==> flow/design.v <==
module distorter_pipelined_368 #(parameter INT_WIDTH = 4,
                                 FRACT_WIDTH = 12,
                                 DATA_WIDTH = INT_WIDTH + FRACT_WIDTH)
                                (input wire clk_368,
                                 input wire rst_n,
                                 input wire signed [DATA_WIDTH-1 : 0] in_r,
                                 input wire signed [DATA_WIDTH-1 : 0] in_i,
                                 input wire signed [DATA_WIDTH-1 : 0] a10_r,
                                 input wire signed [DATA_WIDTH-1 : 0] a10_i,
                                 input wire signed [DATA_WIDTH-1 : 0] a30_r,
                                 input wire signed [DATA_WIDTH-1 : 0] a30_i,
                                 input wire signed [DATA_WIDTH-1 : 0] a50_r,
                                 input wire signed [DATA_WIDTH-1 : 0] a50_i,
                                 output reg signed [DATA_WIDTH-1 : 0] out_r,
                                 output reg signed [DATA_WIDTH-1 : 0] out_i);
    wire signed [2*DATA_WIDTH-1 : 0] xin_r, xin_i;
    wire signed [DATA_WIDTH-1 : 0] xin_trunc_r, xin_trunc_i;
    wire signed [DATA_WIDTH-1 : 0] abs_squared;
    wire signed [2*DATA_WIDTH-1 : 0] abs_pwr_four;
    wire signed [DATA_WIDTH-1 : 0] abs_pwr_four_trunc;
    wire signed [2*DATA_WIDTH-1 : 0] half_mul1_r;
    wire signed [DATA_WIDTH-1 : 0] half_mul1_trunc_r;
    wire signed [2*DATA_WIDTH-1 : 0] half_mul1_i;
    wire signed [DATA_WIDTH-1 : 0] half_mul1_trunc_i;
    wire signed [DATA_WIDTH-1 : 0] add1_r;
    wire signed [DATA_WIDTH-1 : 0] add1_i;
    wire signed [2*DATA_WIDTH-1 : 0] half_mul2_r;
    wire signed [DATA_WIDTH-1 : 0] half_mul2_trunc_r;
    wire signed [2*DATA_WIDTH-1 : 0] half_mul2_i;
    wire signed [DATA_WIDTH-1 : 0] half_mul2_trunc_i;
    wire signed [DATA_WIDTH-1 : 0] add2_r;
    wire signed [DATA_WIDTH-1 : 0] add2_i;
    wire signed [2*DATA_WIDTH-1 : 0] mul1;
    wire signed [DATA_WIDTH-1 : 0] mul1_trunc;
    wire signed [2*DATA_WIDTH-1 : 0] mul2;
    wire signed [DATA_WIDTH-1 : 0] mul2_trunc;
    wire signed [2*DATA_WIDTH-1 : 0] mul3;
    wire signed [DATA_WIDTH-1 : 0] mul3_trunc;
    wire signed [2*DATA_WIDTH-1 : 0] mul4;
    wire signed [DATA_WIDTH-1 : 0] mul4_trunc;
    reg signed [DATA_WIDTH-1 : 0] in_r_reg1, in_i_reg1, in_r_reg2, in_i_reg2, in_r_reg3, in_i_reg3, in_r_reg4, in_i_reg4;
    wire signed [DATA_WIDTH-1 : 0] out_r_comb, out_i_comb;
    reg signed [DATA_WIDTH-1 : 0] a10_r_reg1, a10_i_reg1, a10_r_reg2, a10_i_reg2, a10_r_reg3, a10_i_reg3;
    reg signed [DATA_WIDTH-1 : 0] a30_r_reg1, a30_i_reg1, a30_r_reg2, a30_i_reg2;
    reg signed [DATA_WIDTH-1 : 0] a50_r_reg1, a50_i_reg1, a50_r_reg2, a50_i_reg2, a50_r_reg3, a50_i_reg3;
    reg signed [DATA_WIDTH-1 : 0] abs_squared_reg;
    reg signed [DATA_WIDTH-1 : 0] half_mul1_trunc_r_reg, half_mul1_trunc_i_reg;
    reg signed [DATA_WIDTH-1 : 0] abs_pwr_four_trunc_reg;
    reg signed [DATA_WIDTH-1 : 0] add1_r_reg, add1_i_reg;
    reg signed [DATA_WIDTH-1 : 0] half_mul2_trunc_r_reg, half_mul2_trunc_i_reg;
    reg signed [DATA_WIDTH-1 : 0] add2_r_reg;
    reg signed [DATA_WIDTH-1 : 0] add2_i_reg;
    reg signed [DATA_WIDTH-1 : 0] in_r_reg5, in_i_reg5;
    always@(posedge clk_368 or negedge rst_n)
    begin
        if (!rst_n)
        begin
            in_r_reg1              <= 'd0;
            in_i_reg1              <= 'd0;
            in_r_reg2              <= 'd0;
            in_i_reg2              <= 'd0;
            in_r_reg3              <= 'd0;
            in_i_reg3              <= 'd0;
            in_r_reg4              <= 'd0;
            in_i_reg4              <= 'd0;
            out_r                  <= 'd0;
            out_i                  <= 'd0;
            a10_r_reg1             <= 'd0;
            a10_i_reg1             <= 'd0;
            a10_r_reg2             <= 'd0;
            a10_i_reg2             <= 'd0;
            a10_r_reg3             <= 'd0;
            a10_i_reg3             <= 'd0;
            a30_r_reg1             <= 'd0;
            a30_i_reg1             <= 'd0;
            a30_r_reg2             <= 'd0;
            a30_i_reg2             <= 'd0;
            a50_r_reg1             <= 'd0;
            a50_i_reg1             <= 'd0;
            a50_r_reg2             <= 'd0;
            a50_i_reg2             <= 'd0;
            a50_r_reg3             <= 'd0;
            a50_i_reg3             <= 'd0;
            abs_squared_reg        <= 'd0;
            half_mul1_trunc_r_reg  <= 'd0;
            half_mul1_trunc_i_reg  <= 'd0;
            abs_pwr_four_trunc_reg <= 'd0;
            add1_r_reg             <= 'd0;
            add1_i_reg             <= 'd0;
            half_mul2_trunc_r_reg  <= 'd0;
            half_mul2_trunc_i_reg  <= 'd0;
            add2_r_reg             <= 'd0;
            add2_i_reg             <= 'd0;
            in_r_reg5              <= 'd0;
            in_i_reg5              <= 'd0;
        end
        else
        begin
            in_r_reg1              <= in_r;
            in_i_reg1              <= in_i;
            in_r_reg2              <= in_r_reg1;
            in_i_reg2              <= in_i_reg1;
            in_r_reg3              <= in_r_reg2;
            in_i_reg3              <= in_i_reg2;
            in_r_reg4              <= in_r_reg3;
            in_i_reg4              <= in_i_reg3;
            out_r                  <= out_r_comb;
            out_i                  <= out_i_comb;
            a10_r_reg1             <= a10_r;
            a10_i_reg1             <= a10_i;
            a10_r_reg2             <= a10_r_reg1;
            a10_i_reg2             <= a10_i_reg1;
            a10_r_reg3             <= a10_r_reg2;
            a10_i_reg3             <= a10_i_reg2;
            a30_r_reg1             <= a30_r;
            a30_i_reg1             <= a30_i;
            a30_r_reg2             <= a30_r_reg1;
            a30_i_reg2             <= a30_i_reg1;
            a50_r_reg1             <= a50_r;
            a50_i_reg1             <= a50_i;
            a50_r_reg2             <= a50_r_reg1;
            a50_i_reg2             <= a50_i_reg1;
            a50_r_reg3             <= a50_r_reg2;
            a50_i_reg3             <= a50_i_reg2;
            abs_squared_reg        <= abs_squared;
            half_mul1_trunc_r_reg  <= half_mul1_trunc_r;
            half_mul1_trunc_i_reg  <= half_mul1_trunc_i;
            abs_pwr_four_trunc_reg <= abs_pwr_four_trunc;
            add1_r_reg             <= add1_r;
            add1_i_reg             <= add1_i;
            half_mul2_trunc_r_reg  <= half_mul2_trunc_r;
            half_mul2_trunc_i_reg  <= half_mul2_trunc_i;
            add2_r_reg             <= add2_r;
            add2_i_reg             <= add2_i;
            in_r_reg5              <= in_r_reg4;
            in_i_reg5              <= in_i_reg4;
        end
    end
    assign xin_r       = in_r_reg1 * in_r_reg1;
    assign xin_trunc_r = xin_r >> (FRACT_WIDTH);
    assign xin_i       = in_i_reg1 * in_i_reg1;
    assign xin_trunc_i = xin_i >> (FRACT_WIDTH);
    assign abs_squared = xin_trunc_r + xin_trunc_i;
    assign abs_pwr_four       = abs_squared_reg * abs_squared_reg;
    assign abs_pwr_four_trunc = abs_pwr_four >> (FRACT_WIDTH);
    assign half_mul1_r       = abs_squared_reg * a30_r_reg2;
    assign half_mul1_trunc_r = half_mul1_r >> (FRACT_WIDTH);
    assign half_mul1_i       = abs_squared_reg * a30_i_reg2;
    assign half_mul1_trunc_i = half_mul1_i >> (FRACT_WIDTH);
    assign add1_r = half_mul1_trunc_r_reg + a10_r_reg3;
    assign add1_i = half_mul1_trunc_i_reg + a10_i_reg3;
    assign half_mul2_r       = abs_pwr_four_trunc_reg * a50_r_reg3;
    assign half_mul2_trunc_r = half_mul2_r >> (FRACT_WIDTH);
    assign half_mul2_i       = abs_pwr_four_trunc_reg * a50_i_reg3;
    assign half_mul2_trunc_i = half_mul2_i >> (FRACT_WIDTH);
    assign add2_r = half_mul2_trunc_r_reg + add1_r_reg;
    assign add2_i = half_mul2_trunc_i_reg + add1_i_reg;
    assign mul1       = add2_r_reg * in_r_reg5;
    assign mul1_trunc = mul1 >> (FRACT_WIDTH);
    assign mul2       = add2_i_reg * in_i_reg5;
    assign mul2_trunc = mul2 >> (FRACT_WIDTH);
    assign mul3       = add2_r_reg * in_i_reg5;
    assign mul3_trunc = mul3 >> (FRACT_WIDTH);
    assign mul4       = add2_i_reg * in_r_reg5;
    assign mul4_trunc = mul4 >> (FRACT_WIDTH);
    assign out_r_comb = mul1_trunc - mul2_trunc;
    assign out_i_comb = mul3_trunc + mul4_trunc;
endmodule
# --- Step by step through the tools: distorter_pipelined_368 ---
# The steps from the RTL of distorter_pipelined_368 to its reports follow in flow order.
# Lines are those of the file above, counted from 1.
# Cell names lack the library's common part.
inputs:
  top: "distorter_pipelined_368"
  clock_port: "clk_368"
  library: "sky130hd"
  corner: "tt_025C_1v80"

# --- After elaboration ---
# Counts by Yosys on the flattened word-level netlist (proc, flatten, opt, wreduce; memories kept). Register bits leave out memories and registers merged into their read ports (data or address); mux counts leave out enables and synchronous resets folded into registers. Print and check cells are left out. Cells with the same type and inputs are merged into one.
bits:
  register_bits: 608
  input_bits: 130
  output_inout_bits: 32
  word_cells: 56
classes:
  add_sub_neg: 7
  mul: 11
op_table:
  columns: ["op", "n"]
  rows:
  - ["16-bit by 16-bit multiplier with 28-bit output", 11]
  - ["16-bit adder", 6]
  - ["16-bit subtractor", 1]

# --- Depth ---
# Depth = most cells in a row (Yosys ltp): at word level without a register or memory, in the mapped netlist without a sequential cell, where the memories' decode and read muxes count.
depth:
  depth_word: 2
  ABC_AREA: 0
  depth_mapped: 34
  mapped_depth_nobuf: 33

# --- After synthesis ---
# Yosys stat after the flow's synthesis: flattened, memories mapped to cells. It holds for the ABC_AREA given above (unset counts as 0); a run with the other value may have another netlist.
mapped:
  stdcells: 11323
  mapped_area_mm2: 0.1104584
  sequential_area_mm2: 0.0152146
  flip_flops: 608
  buffers: 420
by_type:
  columns: ["type", "n", "type_area_um2"]
  rows:
  - ["fa_1", 2448, 4.9E+04]
  - ["dfrtp_1", 608, 1.52E+04]
  - ["ha_1", 936, 1.17E+04]
  - ["inv_1", 3006, 1.13E+04]
  - ["and2_1", 965, 6037.04]
  - ["nand2_1", 1353, 5.08E+03]
  - ["xnor2_1", 350, 3065.44]
  - ["clkbuf_1", 419, 1.57E+03]
  - ["nor2_1", 276, 1.04E+03]
  - ["xor2_1", 84, 735.706]
  - ["a21oi_1", 129, 645.619]
  - ["nand2b_1", 100, 625.6]
  - ["o21ai_0", 111, 555.533]
  - ["nor3_1", 65, 325.312]
  - ["a21o_1", 42, 315.302]
  - ["o21a_1", 41, 307.795]
  - ["nor2b_1", 38, 237.728]
  - ["nand3_1", 45, 225.216]
# Other cell types: 56; their cells: 307.

# --- Path before layout ---
# Source: OpenSTA report_checks on the synthesized netlist (no wires, ideal clock, input and output delay 20% of the period each), path of least setup slack; recovery checks are left aside. Register names are those of the netlist, which keeps one name where synthesis merged equal registers.
synth_timing:
  kind: "register to register"
  startpoint: "register in_i_reg5[1]"
  endpoint: "register out_r[15]"
  period_ps: 9000
  launch_ps: 0
  arrival_ps: 7510
  path_slack_ps: 1356
  path_delay_ps: 7644
  driving_pins: 31
  n_path_buf: 2
  period_less_setup_slack_ps: 7644
# "path_delay_ps" = arrival - input delay + setup time.
# "driving_pins" counts driving pins, that of a launching flip-flop among them; a cell with two outputs on the path counts twice.
# "period_less_setup_slack_ps" is the clock period less the worst setup slack; recovery checks do not enter. This is arithmetic on one report: input and output delays are still those of the set period (20% each).
# Between the ends stands the longest chain of elaborated cells between them, by number of cells; it is not shown to be the way that was timed. Of several equally long chains one is given.
# A line is the first line of the expression or statement that the cell stems from. Yosys adds cells for indexed reads and writes and turns some case tables into memories.
synth_between:
  path_cell_list: "dfrtp_1 -> clkbuf_1 -> clkbuf_1 -> nand2_1 -> fa_1 -> fa_1 -> fa_1 -> fa_1 -> inv_1 -> fa_1 -> inv_1 -> fa_1 -> inv_1 -> ha_1 -> nand2_1 -> nor4b_1 -> or2_2 -> a21oi_1 -> xnor2_1 -> inv_1 -> ha_1 -> nor2b_1 -> o21ai_0 -> a21boi_0 -> o21a_1 -> a21oi_1 -> o21ai_0 -> o41ai_1 -> o21ai_0 -> a31oi_1 -> xnor3_1"
  elab_chain_len: 2
  cells_between: 2
  lines_between: 2
  cone_classes: "add/sub: 1; mul: 1"
synth_rtl:
  columns: ["element", "line", "source"]
  rows:
  - ["start: declaration", 53, "reg signed [DATA_WIDTH-1 : 0] in_r_reg5, in_i_reg5;"]
  - ["start: assignment", 95, "in_i_reg5              <= 'd0;"]
  - ["start: assignment", 136, "in_i_reg5              <= in_i_reg4;"]
  - ["16-bit by 16-bit multiplier with 28-bit output", 160, "assign mul2       = add2_i_reg * in_i_reg5;"]
  - ["16-bit subtractor", 166, "assign out_r_comb = mul1_trunc - mul2_trunc;"]
  - ["end: assignment", 66, "out_r                  <= 'd0;"]
  - ["end: assignment", 107, "out_r                  <= out_r_comb;"]
  - ["end: declaration", 14, "output reg signed [DATA_WIDTH-1 : 0] out_r,"]

# --- Timing after layout ---
# Path of least setup slack in the final report of flow run A (OpenROAD, finished layout, wires in). Where an end is a register, its clock arrival counts in the times.
# The path's times are printed in steps of 10 ps; the period is the one set.
layout_timing:
  kind: "register to register"
  startpoint: "register in_r_reg5[5]"
  endpoint: "register out_i[15]"
  period_ps: 8010
  launch_ps: 820
  arrival_ps: 8100
  path_slack_ps: 550
  driving_pins: 31
  n_path_buf: 2
# Between the ends stands the longest chain of elaborated cells between them, by number of cells; it is not shown to be the way that was timed. Of several equally long chains one is given.
layout_between:
  path_cell_list: "dfrtp_2 -> buf_12 -> buf_6 -> and2_1 -> fa_1 -> inv_1 -> fa_1 -> fa_1 -> inv_1 -> fa_1 -> fa_1 -> inv_1 -> fa_1 -> inv_1 -> ha_4 -> and3_4 -> o2111ai_4 -> a31oi_4 -> o22a_4 -> a21oi_2 -> o21bai_2 -> a21oi_1 -> xnor2_1 -> ha_1 -> o21a_1 -> nor2_2 -> a21oi_2 -> a31o_2 -> a31oi_2 -> xnor3_1 -> xnor2_1"
  elab_chain_len: 2
  cells_between: 2
  lines_between: 2
  cone_classes: "add/sub: 1; mul: 1"
layout_rtl:
  columns: ["element", "line", "source"]
  rows:
  - ["start: declaration", 53, "reg signed [DATA_WIDTH-1 : 0] in_r_reg5, in_i_reg5;"]
  - ["start: assignment", 94, "in_r_reg5              <= 'd0;"]
  - ["start: assignment", 135, "in_r_reg5              <= in_r_reg4;"]
  - ["16-bit by 16-bit multiplier with 28-bit output", 164, "assign mul4       = add2_i_reg * in_r_reg5;"]
  - ["16-bit adder", 167, "assign out_i_comb = mul3_trunc + mul4_trunc;"]
  - ["end: assignment", 67, "out_i                  <= 'd0;"]
  - ["end: assignment", 108, "out_i                  <= out_i_comb;"]
  - ["end: declaration", 15, "output reg signed [DATA_WIDTH-1 : 0] out_i);"]

# Flow runs of distorter_pipelined_368

Flow measurements of distorter_pipelined_368 on sky130hd: 2 stored runs with different settings, listed in no order. Input and output delays are each 20% of the period that was set; the output load is 0.01 pF.
By "achieved_clock_period_ps" is meant the clock period of the run minus its worst setup slack. This is arithmetic on one report: input and output delays are still those of the set period (20% each).
By "worst_path_ps" is meant the share of the clock period that the worst setup path is allowed (20% is reserved at inputs, 20% at outputs), minus its slack. Clock arrival times at its registers enter into it.
"worst_path_ps" is given in steps of 10 ps.

--- flow run A ---
==> flow/run.sh <==
#!/bin/bash
# the make line also repeats the synthesis and layout settings of config.mk as NAME=value (left out here)
make -C /OpenROAD-flow-scripts/flow DESIGN_CONFIG=/design/flow/config.mk WORK_HOME=/design/flow/orfs CLKGATE_MAP_FILE= finish
==> flow/config.mk <==
export PLATFORM = sky130hd
export DESIGN_NAME = distorter_pipelined_368
export DESIGN_NICKNAME = distorter_pipelined_368
export VERILOG_FILES = /design/flow/design.v
export SDC_FILE = /design/flow/constraint.sdc
export NUM_CORES = 4
export LEC_CHECK = 0
export CAP_MARGIN = 20
export CORE_MARGIN = 2
export CORE_UTILIZATION = 25
export GPL_ROUTABILITY_DRIVEN = 0
export PLACE_DENSITY_LB_ADDON = 0.09
export SETUP_SLACK_MARGIN = 0.94
export SLEW_MARGIN = 20
==> flow/constraint.sdc <==
create_clock -name core_clock -period 8.01 [get_ports {clk_368}]
set_input_delay 1.6020 -clock core_clock [delete_from_list [all_inputs] [get_ports {clk_368}]]
set_output_delay 1.6020 -clock core_clock [all_outputs]
set_load 0.01 [all_outputs]

==> results, as YAML <==
results:
  fin_ws_ps: 548
  finalCellArea_mm2: 0.128573
  achieved_clock_period_ps: 7462
  total_die_area_mm2: 0.447166
  finalUtil_frac: 0.292
  worst_path_ps: 7460
  critical_path_kind: "register to register"
  ws_hold_ps: 337
  ys_area_mm2: 0.1104584
  setupTns_ps: 0

--- flow run B ---
==> flow/run.sh <==
#!/bin/bash
# the make line also repeats the synthesis and layout settings of config.mk as NAME=value (left out here)
make -C /OpenROAD-flow-scripts/flow DESIGN_CONFIG=/design/flow/config.mk WORK_HOME=/design/flow/orfs CLKGATE_MAP_FILE= finish
==> flow/config.mk <==
export PLATFORM = sky130hd
export DESIGN_NAME = distorter_pipelined_368
export DESIGN_NICKNAME = distorter_pipelined_368
export VERILOG_FILES = /design/flow/design.v
export SDC_FILE = /design/flow/constraint.sdc
export NUM_CORES = 4
export LEC_CHECK = 0
export CAP_MARGIN = 20
export CORE_MARGIN = 2
export CORE_UTILIZATION = 40
export SLEW_MARGIN = 20
==> flow/constraint.sdc <==
create_clock -name core_clock -period 9.0 [get_ports {clk_368}]
set_input_delay 1.8000 -clock core_clock [delete_from_list [all_inputs] [get_ports {clk_368}]]
set_output_delay 1.8000 -clock core_clock [all_outputs]
set_load 0.01 [all_outputs]

==> results, as YAML <==
results:
  fin_ws_ps: 544
  finalCellArea_mm2: 0.119347
  achieved_clock_period_ps: 8456
  total_die_area_mm2: 0.280365
  finalUtil_frac: 0.435
  worst_path_ps: 8460
  critical_path_kind: "register to register"
  ws_hold_ps: 332
  ys_area_mm2: 0.1104584
  setupTns_ps: 0
